==> flow/design.v <==
`default_nettype none
`timescale 1ns / 10ps
module alu(
    input [3:0] aluControl,
    input [31:0] aluIn1,
    input [31:0] aluIn2,
    output logic [31:0] aluRes,
    output wire isZero
);
  always_comb begin
    case (aluControl)
      4'b0000: aluRes = aluIn1 + aluIn2;
      4'b0001: aluRes = aluIn1 - aluIn2;
      4'b0011: aluRes = (aluIn1 | aluIn2);
      4'b0010: aluRes = (aluIn1 & aluIn2);
      4'b0110: aluRes = (aluIn1 ^ aluIn2);
      4'b0101: aluRes = {31'b0, {(($signed(aluIn1) < $signed(aluIn2)))}};
      4'b0111: aluRes = {31'b0, {(aluIn1 < aluIn2)}};
      4'b1000: aluRes = aluIn1 << aluIn2[4:0];
      4'b1001: aluRes = aluIn1 >> aluIn2[4:0];
      4'b1010: aluRes = $signed(aluIn1) >>> aluIn2[4:0];
      default: aluRes = 32'b0;
    endcase
  end
  assign isZero = (aluRes == 32'b0);
endmodule
`default_nettype none
`timescale 1ns / 10ps
module immgen (
    input [31:0] instr,
    output logic [31:0] imm
);
wire [31:0] Uimm = {instr[31], instr[30:12], {12{1'b0}}};
wire [31:0] Iimm = {{21{instr[31]}}, instr[30:20]};
wire [31:0] Simm = {{21{instr[31]}}, instr[30:25], instr[11:7]};
wire [31:0] Bimm = {{20{instr[31]}}, instr[7], instr[30:25], instr[11:8], 1'b0};
wire [31:0] Jimm = {{12{instr[31]}}, instr[19:12], instr[20], instr[30:21], 1'b0};
wire isALUimm = (instr[6:0] == 7'b0010011);   
wire isBranch = (instr[6:0] == 7'b1100011);   
wire isJALR = (instr[6:0] == 7'b1100111);   
wire isJAL = (instr[6:0] == 7'b1101111);   
wire isAUIPC = (instr[6:0] == 7'b0010111);   
wire isLUI = (instr[6:0] == 7'b0110111);   
wire isLoad = (instr[6:0] == 7'b0000011);   
wire isStore = (instr[6:0] == 7'b0100011);   
wire isUtype = isAUIPC || isLUI;
wire isItype = isALUimm || isJALR || isLoad;
wire isStype = isStore;
wire isBtype = isBranch;
wire isJtype = isJAL;
always_comb begin
    if (isUtype) imm = Uimm;
    else if (isItype) imm = Iimm;
    else if (isStype) imm = Simm;
    else if (isBtype) imm = Bimm;
    else if (isJtype) imm = Jimm;
    else imm = 32'b0;
end
endmodule
`default_nettype none
`timescale 1ns / 10ps
module regfile (
    input clk,
    input write_en,
    input [4:0] A1,
    input [4:0] A2,
    input [4:0] A3,
    input [31:0] WD,
    output wire [31:0] RD1,
    output wire [31:0] RD2
);
reg [31:0] RegisterFile [32];
assign RD1 = (A1 != 0) ? RegisterFile[A1] : 0;
assign RD2 = (A2 != 0) ? RegisterFile[A2] : 0;
always @(posedge clk) begin
    if((write_en) && (A3 != 32'b0)) begin
        RegisterFile[A3] <= WD;
    end
end
endmodule
`default_nettype none
`timescale 1ns / 10ps
module controller (
    input clk,
    input rst,
    input [6:0] opcode,
    input [2:0] funct3,
    input funct7_5,
    input aluIsZero,
    output logic PCWrite,
    output logic AdrSrc,
    output logic MemWrite,
    output logic IRWrite,
    output logic [1:0] ResultSrc,
    output logic [3:0] aluControl,
    output logic [1:0] ALUSrcB,
    output logic [1:0] ALUSrcA,
    output logic RegWrite
);
localparam FETCH = 5'd0, DECODE = 5'd1, MEMADR = 5'd2, MEMREAD = 5'd3, MEMWB = 5'd4,
MEMWRITE = 5'd5, EXECUTER = 5'd6, ALUWB = 5'd7, EXECUTEI = 5'd8, JAL = 5'd9,
JALR = 5'd10, LUI = 5'd11, AUIPC = 5'd12,
BEQ = 5'd13, BNE = 5'd14, BLT = 5'd15, BGE = 5'd16, BLTU = 5'd17, BGEU = 5'd18;
reg [4:0] state;
reg [4:0] next_state;
logic PCUpdate;
logic Branch;
logic BranchSel;
logic BranchCondition;
assign BranchCondition = BranchSel ? (!aluIsZero) : aluIsZero;
assign PCWrite = ((BranchCondition & Branch) || PCUpdate);
always @(posedge clk) begin
    if (rst)
        state <= FETCH;
    else
        state <= next_state;
end
always_comb begin
    case(state)
      FETCH:
        next_state = DECODE;
      DECODE: begin
        case(opcode)
          7'b0000011, 7'b0100011, 7'b1100111: next_state = MEMADR;
          7'b0110011: next_state = EXECUTER;
          7'b0010011: next_state = EXECUTEI;
          7'b1101111: next_state = JAL;
          7'b0110111: next_state = LUI;
          7'b0010111: next_state = AUIPC;
          7'b1100011: begin
            case(funct3)
              3'b000: next_state = BEQ;
              3'b001: next_state = BNE;
              3'b100: next_state = BLT;
              3'b101: next_state = BGE;
              3'b110: next_state = BLTU;
              3'b111: next_state = BGEU;
              default: next_state = DECODE;
            endcase
          end
          default: next_state = DECODE;
        endcase
      end
      MEMADR: begin
        case(opcode)
          7'b0000011: next_state = MEMREAD;
          7'b0100011: next_state = MEMWRITE;
          7'b1100111: next_state = JALR;
          default: next_state = MEMADR;
        endcase
      end
      EXECUTER, EXECUTEI, AUIPC, JAL, JALR: next_state = ALUWB;
      MEMREAD: next_state = MEMWB;
      MEMWRITE, MEMWB, ALUWB, LUI: next_state = FETCH;
      BEQ, BNE, BLT, BGE, BLTU, BGEU: next_state = FETCH;
      default: next_state = state;
    endcase
end
logic [1:0] ALUOp;
always_comb begin
    AdrSrc = 1'b0;
    ALUSrcA = 2'b00;
    ALUSrcB = 2'b00;
    ALUOp = 2'b00;
    ResultSrc = 2'b10;
    IRWrite = 1'b0;
    RegWrite = 1'b0;
    MemWrite = 1'b0;
    PCUpdate = 1'b0;
    Branch = 1'b0;
    BranchSel = 1'b0;
    case(state)
      FETCH: begin
        ALUSrcB = 2'b10;
        IRWrite = 1'b1;
        PCUpdate = 1'b1;
      end
      DECODE: begin
        ALUSrcA = 2'b01;
        ALUSrcB = 2'b01;
      end
      EXECUTER: begin
        ALUSrcA = 2'b10;
        ALUSrcB = 2'b00;
        ALUOp = 2'b10;
      end
      EXECUTEI: begin
        ALUSrcA = 2'b10;
        ALUSrcB = 2'b01;
        ALUOp = 2'b10;
      end
      LUI: begin
        ALUSrcA = 2'b11;
        ALUSrcB = 2'b01;
        ResultSrc = 2'b10;
        RegWrite = 1'b1;
      end
      AUIPC: begin
        ALUSrcA = 2'b01;
        ALUSrcB = 2'b01;
      end
      JAL: begin
        ALUSrcA = 2'b01;
        ALUSrcB = 2'b10;
        ResultSrc = 2'b00;
        PCUpdate = 1'b1;
      end
      ALUWB: begin
        ResultSrc = 2'b00;
        RegWrite = 1'b1;
        ALUSrcB = 2'b10;
      end
      JALR: begin
        ResultSrc = 2'b00;
        ALUSrcA = 2'b01;
        ALUSrcB = 2'b10;
        PCUpdate = 1'b1;
      end
      MEMADR: begin
        ALUSrcA = 2'b10;
        ALUSrcB = 2'b01;
      end
      MEMREAD: begin
        ALUSrcA = 2'b10;
        ALUSrcB = 2'b01;
        ResultSrc = 2'b00;
        AdrSrc = 1'b1;
      end
      MEMWRITE: begin
        ALUSrcA = 2'b10;
        ALUSrcB = 2'b01;
        ResultSrc = 2'b00;
        AdrSrc = 1'b1;
        MemWrite = 1'b1;
      end
      MEMWB: begin
        ALUSrcA = 2'b10;
        ALUSrcB = 2'b01;
        ResultSrc = 2'b01;
        RegWrite = 1'b1;
      end
      BEQ, BNE, BLT, BGE, BLTU, BGEU: begin
        ALUSrcA = 2'b10;
        ALUSrcB = 2'b00;
        ALUOp = 2'b01;
        ResultSrc = 2'b00;
        Branch = 1'b1;
        BranchSel = (state == BNE) || (state == BLT) || (state == BLTU);
      end
      default: ;
    endcase
end
always_comb begin
    case(ALUOp)
      2'b00: aluControl = 4'b0000;
      2'b01: begin
        case(funct3)
          3'b000, 3'b001: aluControl = 4'b0001;  
          3'b100, 3'b101: aluControl = 4'b0101;  
          3'b110, 3'b111: aluControl = 4'b0111;  
          default: aluControl = 4'b0000;
        endcase
      end
      2'b10: begin
        case(funct3)
          3'b000: begin
            if({opcode[5], funct7_5} == 2'b11) begin
              aluControl = 4'b0001;
            end else begin
              aluControl = 4'b0000;
            end
          end
          3'b101: begin
            if(funct7_5 == 1'b1) begin
              aluControl = 4'b1010;
            end else begin
              aluControl = 4'b1001;
            end
          end
          3'b001: aluControl = 4'b1000;
          3'b010: aluControl = 4'b0101;
          3'b011: aluControl = 4'b0111;
          3'b100: aluControl = 4'b0110;
          3'b110: aluControl = 4'b0011;
          3'b111: aluControl = 4'b0010;
          default: aluControl = 4'b0000;
        endcase
      end
      default: aluControl = 4'b0000;
    endcase
end
endmodule
`default_nettype none
`timescale 1ns / 10ps
module rv32i_mc (
    input clk,
    input rst,
    output wire [31:0] mem_addr,
    output wire [3:0] mem_wstrb,
    output wire [31:0] mem_wdata,
    input [31:0] mem_rdata
);
reg [31:0] pc;
always @(posedge clk) begin
  if(rst) begin
    pc <= 32'h1000;
  end else if(PCWrite) begin
    pc <= res;
  end
end
wire [31:0] Adr;
wire [31:0] instr;
wire [31:0] data;
reg decode;
reg [31:0] ir;
always @(posedge clk) begin
  decode <= IRWrite;
  if(decode) begin
    ir <= mem_rdata;
  end
end
assign instr = decode ? mem_rdata : ir;
wire [2:0] funct3 = instr[14:12];
wire [1:0] ld_off = aluOut[1:0];
wire [15:0] ld_half = ld_off[1] ? mem_rdata[31:16] : mem_rdata[15:0];
logic [7:0] ld_byte;
always_comb begin
  case (ld_off)
    2'b00: ld_byte = mem_rdata[7:0];
    2'b01: ld_byte = mem_rdata[15:8];
    2'b10: ld_byte = mem_rdata[23:16];
    default: ld_byte = mem_rdata[31:24];
  endcase
end
assign data = funct3[1] ? mem_rdata :
              funct3[0] ? {{16{ld_half[15] & ~funct3[2]}}, ld_half} :
                          {{24{ld_byte[7] & ~funct3[2]}}, ld_byte};
wire [1:0] st_off = Adr[1:0];
logic [3:0] st_strb;
always_comb begin
  if (funct3[1]) st_strb = 4'b1111;
  else if (funct3[0]) st_strb = st_off[1] ? 4'b1100 : 4'b0011;
  else st_strb = 4'b0001 << st_off;
end
assign mem_wstrb = MemWrite ? st_strb : 4'b0000;
assign mem_wdata = funct3[1] ? B :
                   funct3[0] ? {2{B[15:0]}} :
                               {4{B[7:0]}};
assign mem_addr = Adr;
assign Adr = AdrSrc ? res : pc;
reg [31:0] oldpc;
always @(posedge clk) begin
  if(IRWrite) begin
    oldpc <= pc;
  end
end
wire [31:0] imm;
immgen immgen (
  .instr(instr),
  .imm(imm)
);
wire [4:0] A1 = instr[19:15];
wire [4:0] A2 = instr[24:20];
wire [4:0] A3 = instr[11:7];
wire [31:0] RD1;
wire [31:0] RD2;
regfile regfile (
  .clk(clk),
  .write_en(RegWrite),
  .A1(A1),
  .A2(A2),
  .A3(A3),
  .WD(res),
  .RD1(RD1),
  .RD2(RD2)
);
reg [31:0] A;
reg [31:0] B;
always @(posedge clk) begin
  A <= RD1;
  B <= RD2;
end
logic [31:0] aluIn1;
logic [31:0] aluIn2;
wire [31:0] aluRes;
wire isZero;
always_comb begin
  case (ALUSrcA)
    2'b00: aluIn1 = pc;
    2'b01: aluIn1 = oldpc;
    2'b10: aluIn1 = A;
    default: aluIn1 = 0;
  endcase
  case (ALUSrcB)
    2'b00: aluIn2 = B;
    2'b01: aluIn2 = imm;
    2'b10: aluIn2 = 32'd4;
    2'b11: aluIn2 = aluOut;
    default: aluIn2 = 0;
  endcase
end
alu alu (
  .aluControl(aluControl),
  .aluIn1(aluIn1),
  .aluIn2(aluIn2),
  .aluRes(aluRes),
  .isZero(isZero)
);
reg [31:0] aluOut;
always @(posedge clk) begin
  aluOut <= aluRes;
end
logic [31:0] res;
always_comb begin
  case (ResultSrc)
    2'b00: res = aluOut;
    2'b01: res = data;
    2'b10: res = aluRes;
    default: res = 0;
  endcase
end
wire PCWrite;
wire AdrSrc;
wire MemWrite;
wire IRWrite;
wire [1:0] ResultSrc;
wire [3:0] aluControl;
wire [1:0] ALUSrcB;
wire [1:0] ALUSrcA;
wire RegWrite;
controller controller (
  .clk(clk),
  .rst(rst),
  .opcode(instr[6:0]),
  .funct3(instr[14:12]),
  .funct7_5(instr[30]),
  .aluIsZero(isZero),
  .PCWrite(PCWrite),
  .AdrSrc(AdrSrc),
  .MemWrite(MemWrite),
  .IRWrite(IRWrite),
  .ResultSrc(ResultSrc),
  .aluControl(aluControl),
  .ALUSrcB(ALUSrcB),
  .ALUSrcA(ALUSrcA),
  .RegWrite(RegWrite)
);
endmodule
Ticket comment

## From RTL to reports: rv32i_mc

Each step is given for the RTL above and for the edited RTL.
Lines under "original" count in the file above, lines under "edited" in the edited file.
"difference": "edited" minus "original" as printed here. "relative change": 100 x difference / "original".
Operators carry their Yosys type and port widths (W data, S select, Z words).
Cell names lack the library's common part.
A cell with n/a has no value.

| design | value |
|---|---|
| top | rv32i_mc |
| clock | clk |
| cell library | sky130hd |
| library corner | tt_025C_1v80 |

## Diff

The edit as a unified diff against the file above.
The edit is scripted: it alters the design's behaviour and was not made to optimise anything.

```diff
@@ -315,9 +315,9 @@
 reg [31:0] ir;
 always @(posedge clk) begin
-  decode <= IRWrite;
   if(decode) begin
     ir <= mem_rdata;
   end
 end
+always @(*) decode = IRWrite;
 assign instr = decode ? mem_rdata : ir;
 wire [2:0] funct3 = instr[14:12];
```

## Word-level counts

Source: Yosys, flattened and elaborated, memories not mapped. Widths are those after wreduce. Print and check cells do not count.
Yosys's memory passes give these memory sizes; they may raise the number of words (mostly to a power of two), join words into wider ones and drop unused or constant bits.

Cells by class:

| what | original | edited | difference | relative change (%) |
|---|---|---|---|---|
| reductions and logical operators | 38 | 38 | 0 | 0.00 |
| bitwise gates (word level) | 7 | 7 | 0 | 0.00 |
| order comparisons | 2 | 2 | 0 | 0.00 |
| muxes and demuxes | 45 | 45 | 0 | 0.00 |
| eq/ne operators | 55 | 55 | 0 | 0.00 |
| shift-type cells | 4 | 4 | 0 | 0.00 |
| add/sub/neg operators | 2 | 2 | 0 | 0.00 |

Unchanged operator kinds not shown: 67.

Bit counts:

| what | original | edited | difference | relative change (%) |
|---|---|---|---|---|
| register bits after elaboration | 134 | 133 | -1 | -0.75 |
| input port bits | 34 | 34 | 0 | 0.00 |
| elaborated cells | 160 | 159 | -1 | -0.62 |
| memory bits (writable) | 1,024 | 1,024 | 0 | 0.00 |
| memory cells | 1 | 1 | 0 | 0.00 |
| clocked read ports x word width | 64 | 64 | 0 | 0.00 |
| output and inout port bits | 68 | 68 | 0 | 0.00 |

Memory list:

| what | original | edited |
|---|---|---|
| words x width with read and write ports | regfile.RegisterFile 32 x 32 bit 2R1W | regfile.RegisterFile 32 x 32 bit 2R1W |

## Logic depth

Depth = most cells in a row (Yosys ltp): at word level without a register or memory, in the mapped netlist without a sequential cell, where the memories' decode and read muxes count.

Depth:

| what | original | edited | difference | relative change (%) |
|---|---|---|---|---|
| depth after elaboration | 16 | 18 | +2 | +12.50 |
| ABC_AREA | 0 | 0 | n/a | n/a |
| depth in mapped cells | 33 | 31 | -2 | -6.06 |
| gate-level depth less buffers | 27 | 27 | 0 | 0.00 |

## Mapped cells and area

Yosys stat after the flow's synthesis: flattened, memories mapped to cells. It holds for the ABC_AREA given above (unset counts as 0); a run with the other value may have another netlist.

Cell types:

| cell type | original | edited | difference | relative change (%) |
|---|---|---|---|---|
| nand2_1 | 1,887 | 2,068 | +181 | +9.59 |
| a21oi_1 | 254 | 351 | +97 | +38.19 |
| nor4_1 | 21 | 72 | +51 | +242.86 |
| clkbuf_1 | 450 | 499 | +49 | +10.89 |
| o21ai_0 | 172 | 132 | -40 | -23.26 |
| mux2i_1 | 146 | 180 | +34 | +23.29 |
| a31oi_1 | 95 | 126 | +31 | +32.63 |
| nor3_2 | 32 | 1 | -31 | -96.88 |
| o211ai_1 | 62 | 32 | -30 | -48.39 |
| a21oi_2 | 30 | 0 | -30 | -100.00 |
| nor2_1 | 335 | 363 | +28 | +8.36 |
| a22oi_1 | 54 | 26 | -28 | -51.85 |
| o21ai_1 | 32 | 6 | -26 | -81.25 |
| nand2b_1 | 16 | 41 | +25 | +156.25 |
| a211oi_1 | 60 | 39 | -21 | -35.00 |
| buf_2 | 56 | 35 | -21 | -37.50 |
| a2111oi_0 | 42 | 21 | -21 | -50.00 |
| nor2b_1 | 11 | 31 | +20 | +181.82 |

Unchanged cell types not shown: 17.
Not every row of either side is listed.

Mapped netlist:

| what | original | edited | difference | relative change (%) |
|---|---|---|---|---|
| synthesis area (µm²) | 68,708.4 | 68,788.5 | +80.1 | +0.12 |
| flip-flops | 1,236 | 1,235 | -1 | -0.08 |
| cell count | 7,310 | 7,488 | +178 | +2.44 |
| buffers | 585 | 598 | +13 | +2.22 |

The figures by module come from a second, unflattened synthesis with its own total; it is not the netlist above.

Unflattened totals:

| what | original | edited | difference | relative change (%) |
|---|---|---|---|---|
| cell total of the unflattened synthesis | 5,067 | 5,066 | -1 | -0.02 |
| area (unflattened synthesis) (µm²) | 67,726.2 | 67,706.2 | -20.0 | -0.03 |

Rows give one instance, submodules left out.

By module, original:

| module | cells | seq. area (µm²) | area (µm²) | instances |
|---|---|---|---|---|
| regfile | 2,564 | 30,749.5 | 47,919.7 | 1 |
| alu | 1,407 | 0.0 | 9,713.1 | 1 |
| rv32i_mc | 919 | 4,184.0 | 8,615.8 | 1 |
| controller | 107 | 380.4 | 898.4 | 1 |
| immgen | 70 | 0.0 | 579.3 | 1 |

By module, edited:

| module | cells | seq. area (µm²) | area (µm²) | instances |
|---|---|---|---|---|
| regfile | 2,564 | 30,749.5 | 47,919.7 | 1 |
| alu | 1,407 | 0.0 | 9,713.1 | 1 |
| rv32i_mc | 918 | 4,164.0 | 8,595.7 | 1 |
| controller | 107 | 380.4 | 898.4 | 1 |
| immgen | 70 | 0.0 | 579.3 | 1 |

## Path before layout

Source: OpenSTA report_checks on the synthesized netlist (no wires, ideal clock, input and output delay 20% of the period each), path of least setup slack; recovery checks are left aside. Register names are those of the netlist, which keeps one name where synthesis merged equal registers.

Timing after synthesis:

| what | original | edited | difference | relative change (%) |
|---|---|---|---|---|
| path kind | input -> output | input -> output | n/a | n/a |
| start point | input port mem_rdata[6] | input port mem_rdata[5] | n/a | n/a |
| end point | output port mem_addr[31] | output port mem_wstrb[3] | n/a | n/a |
| input delay (ps) | 2,400 | 2,400 | 0 | 0.00 |
| arrival time (ps) | 9,258 | 9,361 | +103 | +1.11 |
| buffers on the path | 5 | 4 | -1 | -20.00 |
| stages on the path | 26 | 27 | +1 | +3.85 |
| time at the first pin (ps) | 2,400 | 2,400 | 0 | 0.00 |
| path delay (ps) | 6,858 | 6,961 | +103 | +1.50 |
| path slack (ps) | 342 | 239 | -103 | n/a |
| period (ps) | 12,000 | 12,000 | 0 | 0.00 |
| synthesis period reached (ps) | 11,658 | 11,761 | +103 | +0.88 |

"path delay" is the arrival time less input delay plus setup time.
A path that ends at an output port has no setup time.
"stages on the path": output pins that drive a net of the path, with the launching flip-flop's if there is one; two outputs of one cell count as two.
"synthesis period reached" is the clock period less the worst setup slack; recovery checks do not enter. This is arithmetic on one report: input and output delays are still those of the set period (20% each).
The rows between start and end are the longest chain of elaborated cells between them; the timing report does not say that the signal goes this way. Where chains are equally long, one stands for them.
Each line given opens the expression or statement behind the cell; cells for indexed reads and writes are added by Yosys, which also makes memories of some case tables.

| on the way, after synthesis, original | value |
|---|---|
| cells stage by stage | mux2i_2 -> inv_2 -> nor4_4 -> o211ai_1 -> o22a_2 -> buf_2 -> buf_2 -> buf_2 -> buf_1 -> ha_1 -> clkbuf_1 -> or3b_2 -> a211oi_1 -> o211ai_1 -> a31oi_1 -> a221o_1 -> a31oi_1 -> a21o_1 -> a21oi_1 -> nor2_1 -> o31ai_1 -> nand3_1 -> nand4_1 -> nor2_1 -> o32ai_1 -> mux2_2 |

RTL lines, path after synthesis, original:

| what | RTL line | text |
|---|---|---|
| start: declaration | 301 | `input [31:0] mem_rdata` |
| end: declaration | 298 | `output wire [31:0] mem_addr,` |

original: No chain of elaborated cells between the ends is given.
Some nets on the timed path still bear RTL names; the line given drives or declares the net.

Nets with RTL names, path after synthesis, original:

| net | RTL line | text |
|---|---|---|
| controller.opcode[6] | 322 | `assign instr = decode ? mem_rdata : ir;` |
| alu.aluRes[31] | 11 | `case (aluControl)` |
| regfile.WD[31] | 415 | `case (ResultSrc)` |

| on the way, after synthesis, edited | value |
|---|---|
| cells stage by stage | mux2i_1 -> inv_2 -> o21a_1 -> or2_2 -> a221o_1 -> nand2_1 -> buf_2 -> buf_2 -> buf_2 -> buf_2 -> ha_1 -> inv_1 -> fa_1 -> a21o_1 -> and4_1 -> o21ai_0 -> a31oi_1 -> o31a_1 -> a2111oi_0 -> o31ai_1 -> a21oi_1 -> or4_1 -> mux2i_1 -> o21ai_0 -> mux2_2 -> o21ai_0 -> a21boi_0 |
| length of the longest elaborated chain | 16 |

RTL lines, path after synthesis, edited:

| what | RTL line | text |
|---|---|---|
| start: declaration | 301 | `input [31:0] mem_rdata` |
| $mux W32 | 322 | `assign instr = decode ? mem_rdata : ir;` |
| $eq A7 B7 Y1 | 41 | `wire isJAL = (instr[6:0] == 7'b1101111);` |
| $mux W32 | 56 | `else if (isJtype) imm = Jimm;` |
| $mux W32 | 55 | `else if (isBtype) imm = Bimm;` |
| $mux W32 | 54 | `else if (isStype) imm = Simm;` |
| $mux W32 | 53 | `else if (isItype) imm = Iimm;` |
| $mux W32 | 52 | `if (isUtype) imm = Uimm;` |
| (+2 left out) | n/a |  |
| $pmux W32 S10 | 11 | `case (aluControl)` |
| $pmux W32 S3 | 415 | `case (ResultSrc)` |
| $mux W32 | 350 | `assign Adr = AdrSrc ? res : pc;` |
| $shl A1 B2 Y4 | 343 | `else st_strb = 4'b0001 << st_off;` |
| $mux W4 | 342 | `else if (funct3[0]) st_strb = st_off[1] ? 4'b1100 : 4'b0011;` |
| $mux W4 | 341 | `if (funct3[1]) st_strb = 4'b1111;` |
| $mux W4 | 345 | `assign mem_wstrb = MemWrite ? st_strb : 4'b0000;` |
| end: declaration | 299 | `output wire [3:0] mem_wstrb,` |

Nets with RTL names, path after synthesis, edited:

| net | RTL line |
|---|---|
| alu.aluRes[0] | 11 |
| regfile.WD[0] | 415 |
| mem_addr[0] | 350 |

## Path in the finished layout

Path of least setup slack in the final report of the runs of pair 1 (OpenROAD, finished layout, wires in). Where an end is a register, its clock arrival counts in the times.
The report prints the path's times to 10 ps; the period is as set.

Timing after layout:

| what | original | edited | difference | relative change (%) |
|---|---|---|---|---|
| path kind | input -> output | input -> output | n/a | n/a |
| start point | input port mem_rdata[5] | input port mem_rdata[2] | n/a | n/a |
| end point | output port mem_addr[15] | output port mem_wstrb[1] | n/a | n/a |
| time at the first pin (ps) | 2,400 | 2,400 | 0 | 0.00 |
| arrival time (ps) | 9,250 | 9,390 | +140 | +1.51 |
| period (ps) | 12,000 | 12,000 | 0 | 0.00 |
| path slack (ps) | 350 | 210 | -140 | n/a |
| input delay (ps) | 2,400 | 2,400 | 0 | 0.00 |
| stages on the path | 24 | 28 | +4 | +16.67 |
| buffers on the path | 6 | 5 | -1 | -16.67 |

The rows between start and end are the longest chain of elaborated cells between them; the timing report does not say that the signal goes this way. Where chains are equally long, one stands for them.

| on the way, after layout, original | value |
|---|---|
| cells stage by stage | clkdlybuf4s50_1 -> mux2i_4 -> inv_2 -> nor4_4 -> buf_4 -> o211ai_1 -> o22a_2 -> ha_1 -> or3b_2 -> a211oi_1 -> o211ai_1 -> a31oi_1 -> buf_4 -> nor2_1 -> xnor2_1 -> o21ai_0 -> a2111oi_2 -> o211ai_1 -> buf_4 -> nor2_1 -> o32a_1 -> a21oi_1 -> buf_4 -> clkdlybuf4s50_1 |
| length of the longest elaborated chain | 12 |

RTL lines, path after layout, original:

| what | RTL line | text |
|---|---|---|
| start: declaration | 301 | `input [31:0] mem_rdata` |
| $mux W32 | 322 | `assign instr = decode ? mem_rdata : ir;` |
| $eq A7 B7 Y1 | 41 | `wire isJAL = (instr[6:0] == 7'b1101111);` |
| $mux W32 | 56 | `else if (isJtype) imm = Jimm;` |
| $mux W32 | 55 | `else if (isBtype) imm = Bimm;` |
| $mux W32 | 54 | `else if (isStype) imm = Simm;` |
| $mux W32 | 53 | `else if (isItype) imm = Iimm;` |
| $mux W32 | 52 | `if (isUtype) imm = Uimm;` |
| $pmux W32 S4 | 394 | `case (ALUSrcB)` |
| $sub A32 B32 Y32 | 13 | `4'b0001: aluRes = aluIn1 - aluIn2;` |
| $pmux W32 S10 | 11 | `case (aluControl)` |
| $pmux W32 S3 | 415 | `case (ResultSrc)` |
| $mux W32 | 350 | `assign Adr = AdrSrc ? res : pc;` |
| end: declaration | 298 | `output wire [31:0] mem_addr,` |

Some nets on the timed path still bear RTL names; the line given drives or declares the net.

Nets with RTL names, path after layout, original:

| net | RTL line |
|---|---|
| controller.opcode[5] | 322 |
| alu.aluRes[15] | 11 |

| on the way, after layout, edited | value |
|---|---|
| cells stage by stage | clkdlybuf4s50_1 -> and4b_1 -> o21a_1 -> o22ai_1 -> buf_4 -> nand2_1 -> a222oi_1 -> nor2_1 -> a221o_1 -> ha_1 -> or4_1 -> nor3_1 -> o21ai_1 -> a31oi_1 -> buf_4 -> o31a_1 -> a2111oi_0 -> buf_4 -> o31ai_1 -> a21oi_2 -> or4_4 -> mux2i_2 -> o21ai_2 -> mux2_2 -> nor2_1 -> o21ai_0 -> and2_1 -> clkdlybuf4s50_1 |
| length of the longest elaborated chain | 16 |

RTL lines, path after layout, edited:

| what | RTL line | text |
|---|---|---|
| start: declaration | 301 | `input [31:0] mem_rdata` |
| $mux W32 | 322 | `assign instr = decode ? mem_rdata : ir;` |
| $eq A7 B7 Y1 | 41 | `wire isJAL = (instr[6:0] == 7'b1101111);` |
| $mux W32 | 56 | `else if (isJtype) imm = Jimm;` |
| $mux W32 | 55 | `else if (isBtype) imm = Bimm;` |
| $mux W32 | 54 | `else if (isStype) imm = Simm;` |
| $mux W32 | 53 | `else if (isItype) imm = Iimm;` |
| $mux W32 | 52 | `if (isUtype) imm = Uimm;` |
| (+2 left out) | n/a |  |
| $pmux W32 S10 | 11 | `case (aluControl)` |
| $pmux W32 S3 | 415 | `case (ResultSrc)` |
| $mux W32 | 350 | `assign Adr = AdrSrc ? res : pc;` |
| $shl A1 B2 Y4 | 343 | `else st_strb = 4'b0001 << st_off;` |
| $mux W4 | 342 | `else if (funct3[0]) st_strb = st_off[1] ? 4'b1100 : 4'b0011;` |
| $mux W4 | 341 | `if (funct3[1]) st_strb = 4'b1111;` |
| $mux W4 | 345 | `assign mem_wstrb = MemWrite ? st_strb : 4'b0000;` |
| end: declaration | 299 | `output wire [3:0] mem_wstrb,` |

Nets with RTL names, path after layout, edited:

| net | RTL line |
|---|---|
| alu.aluRes[0] | 11 |
| regfile.WD[0] | 415 |

## Measured runs

Both versions went through the flow (Yosys, OpenROAD) with the same settings in each pair. Constraints: input delay and output delay 20% of the set period each, output load 0.01 pF.

| settings, pair 1 | value |
|---|---|
| CORE_UTILIZATION | 40 |
| period_ns | 12.0 |
| CAP_MARGIN | 20 |
| CORE_MARGIN | 2 |
| SLEW_MARGIN | 20 |

Final reports, pair 1:

| what | original | edited | difference | relative change (%) |
|---|---|---|---|---|
| netlist area reported by Yosys (µm²) | 68,708.4 | 68,788.5 | +80.1 | +0.12 |
| summed negative setup slack (ps) | 0 | 0 | 0 | n/a |
| utilization in the final report (%) | 46.1 | 45.9 | -0.2 | n/a |
| worst slack on setup checks (ps) | 350 | 207 | -143 | n/a |
| die area (µm²) | 175,100.0 | 175,306.0 | +206.0 | +0.12 |

| settings, pair 2 | value |
|---|---|
| CORE_UTILIZATION | 57 |
| CTS_CLUSTER_DIAMETER | 358 |
| CTS_CLUSTER_SIZE | 85 |
| GPL_ROUTABILITY_DRIVEN | 1 |
| HOLD_SLACK_MARGIN | -0.08 |
| MAX_ROUTING_LAYER | met5 |
| MIN_ROUTING_LAYER | met1 |
| PLACE_DENSITY_LB_ADDON | 0.04 |
| period_ns | 14.4 |
| CAP_MARGIN | 20 |
| CORE_MARGIN | 2 |
| SLEW_MARGIN | 20 |

Final reports, pair 2:

| what | original | edited | difference | relative change (%) |
|---|---|---|---|---|
| netlist area reported by Yosys (µm²) | 68,708.4 | 68,788.5 | +80.1 | +0.12 |
| summed negative setup slack (ps) | 0 | 0 | 0 | n/a |
| utilization in the final report (%) | 60.5 | 60.7 | +0.2 | n/a |
| worst slack on setup checks (ps) | 714 | 566 | -148 | n/a |
| die area (µm²) | 123,334.0 | 123,475.0 | +141.0 | +0.11 |
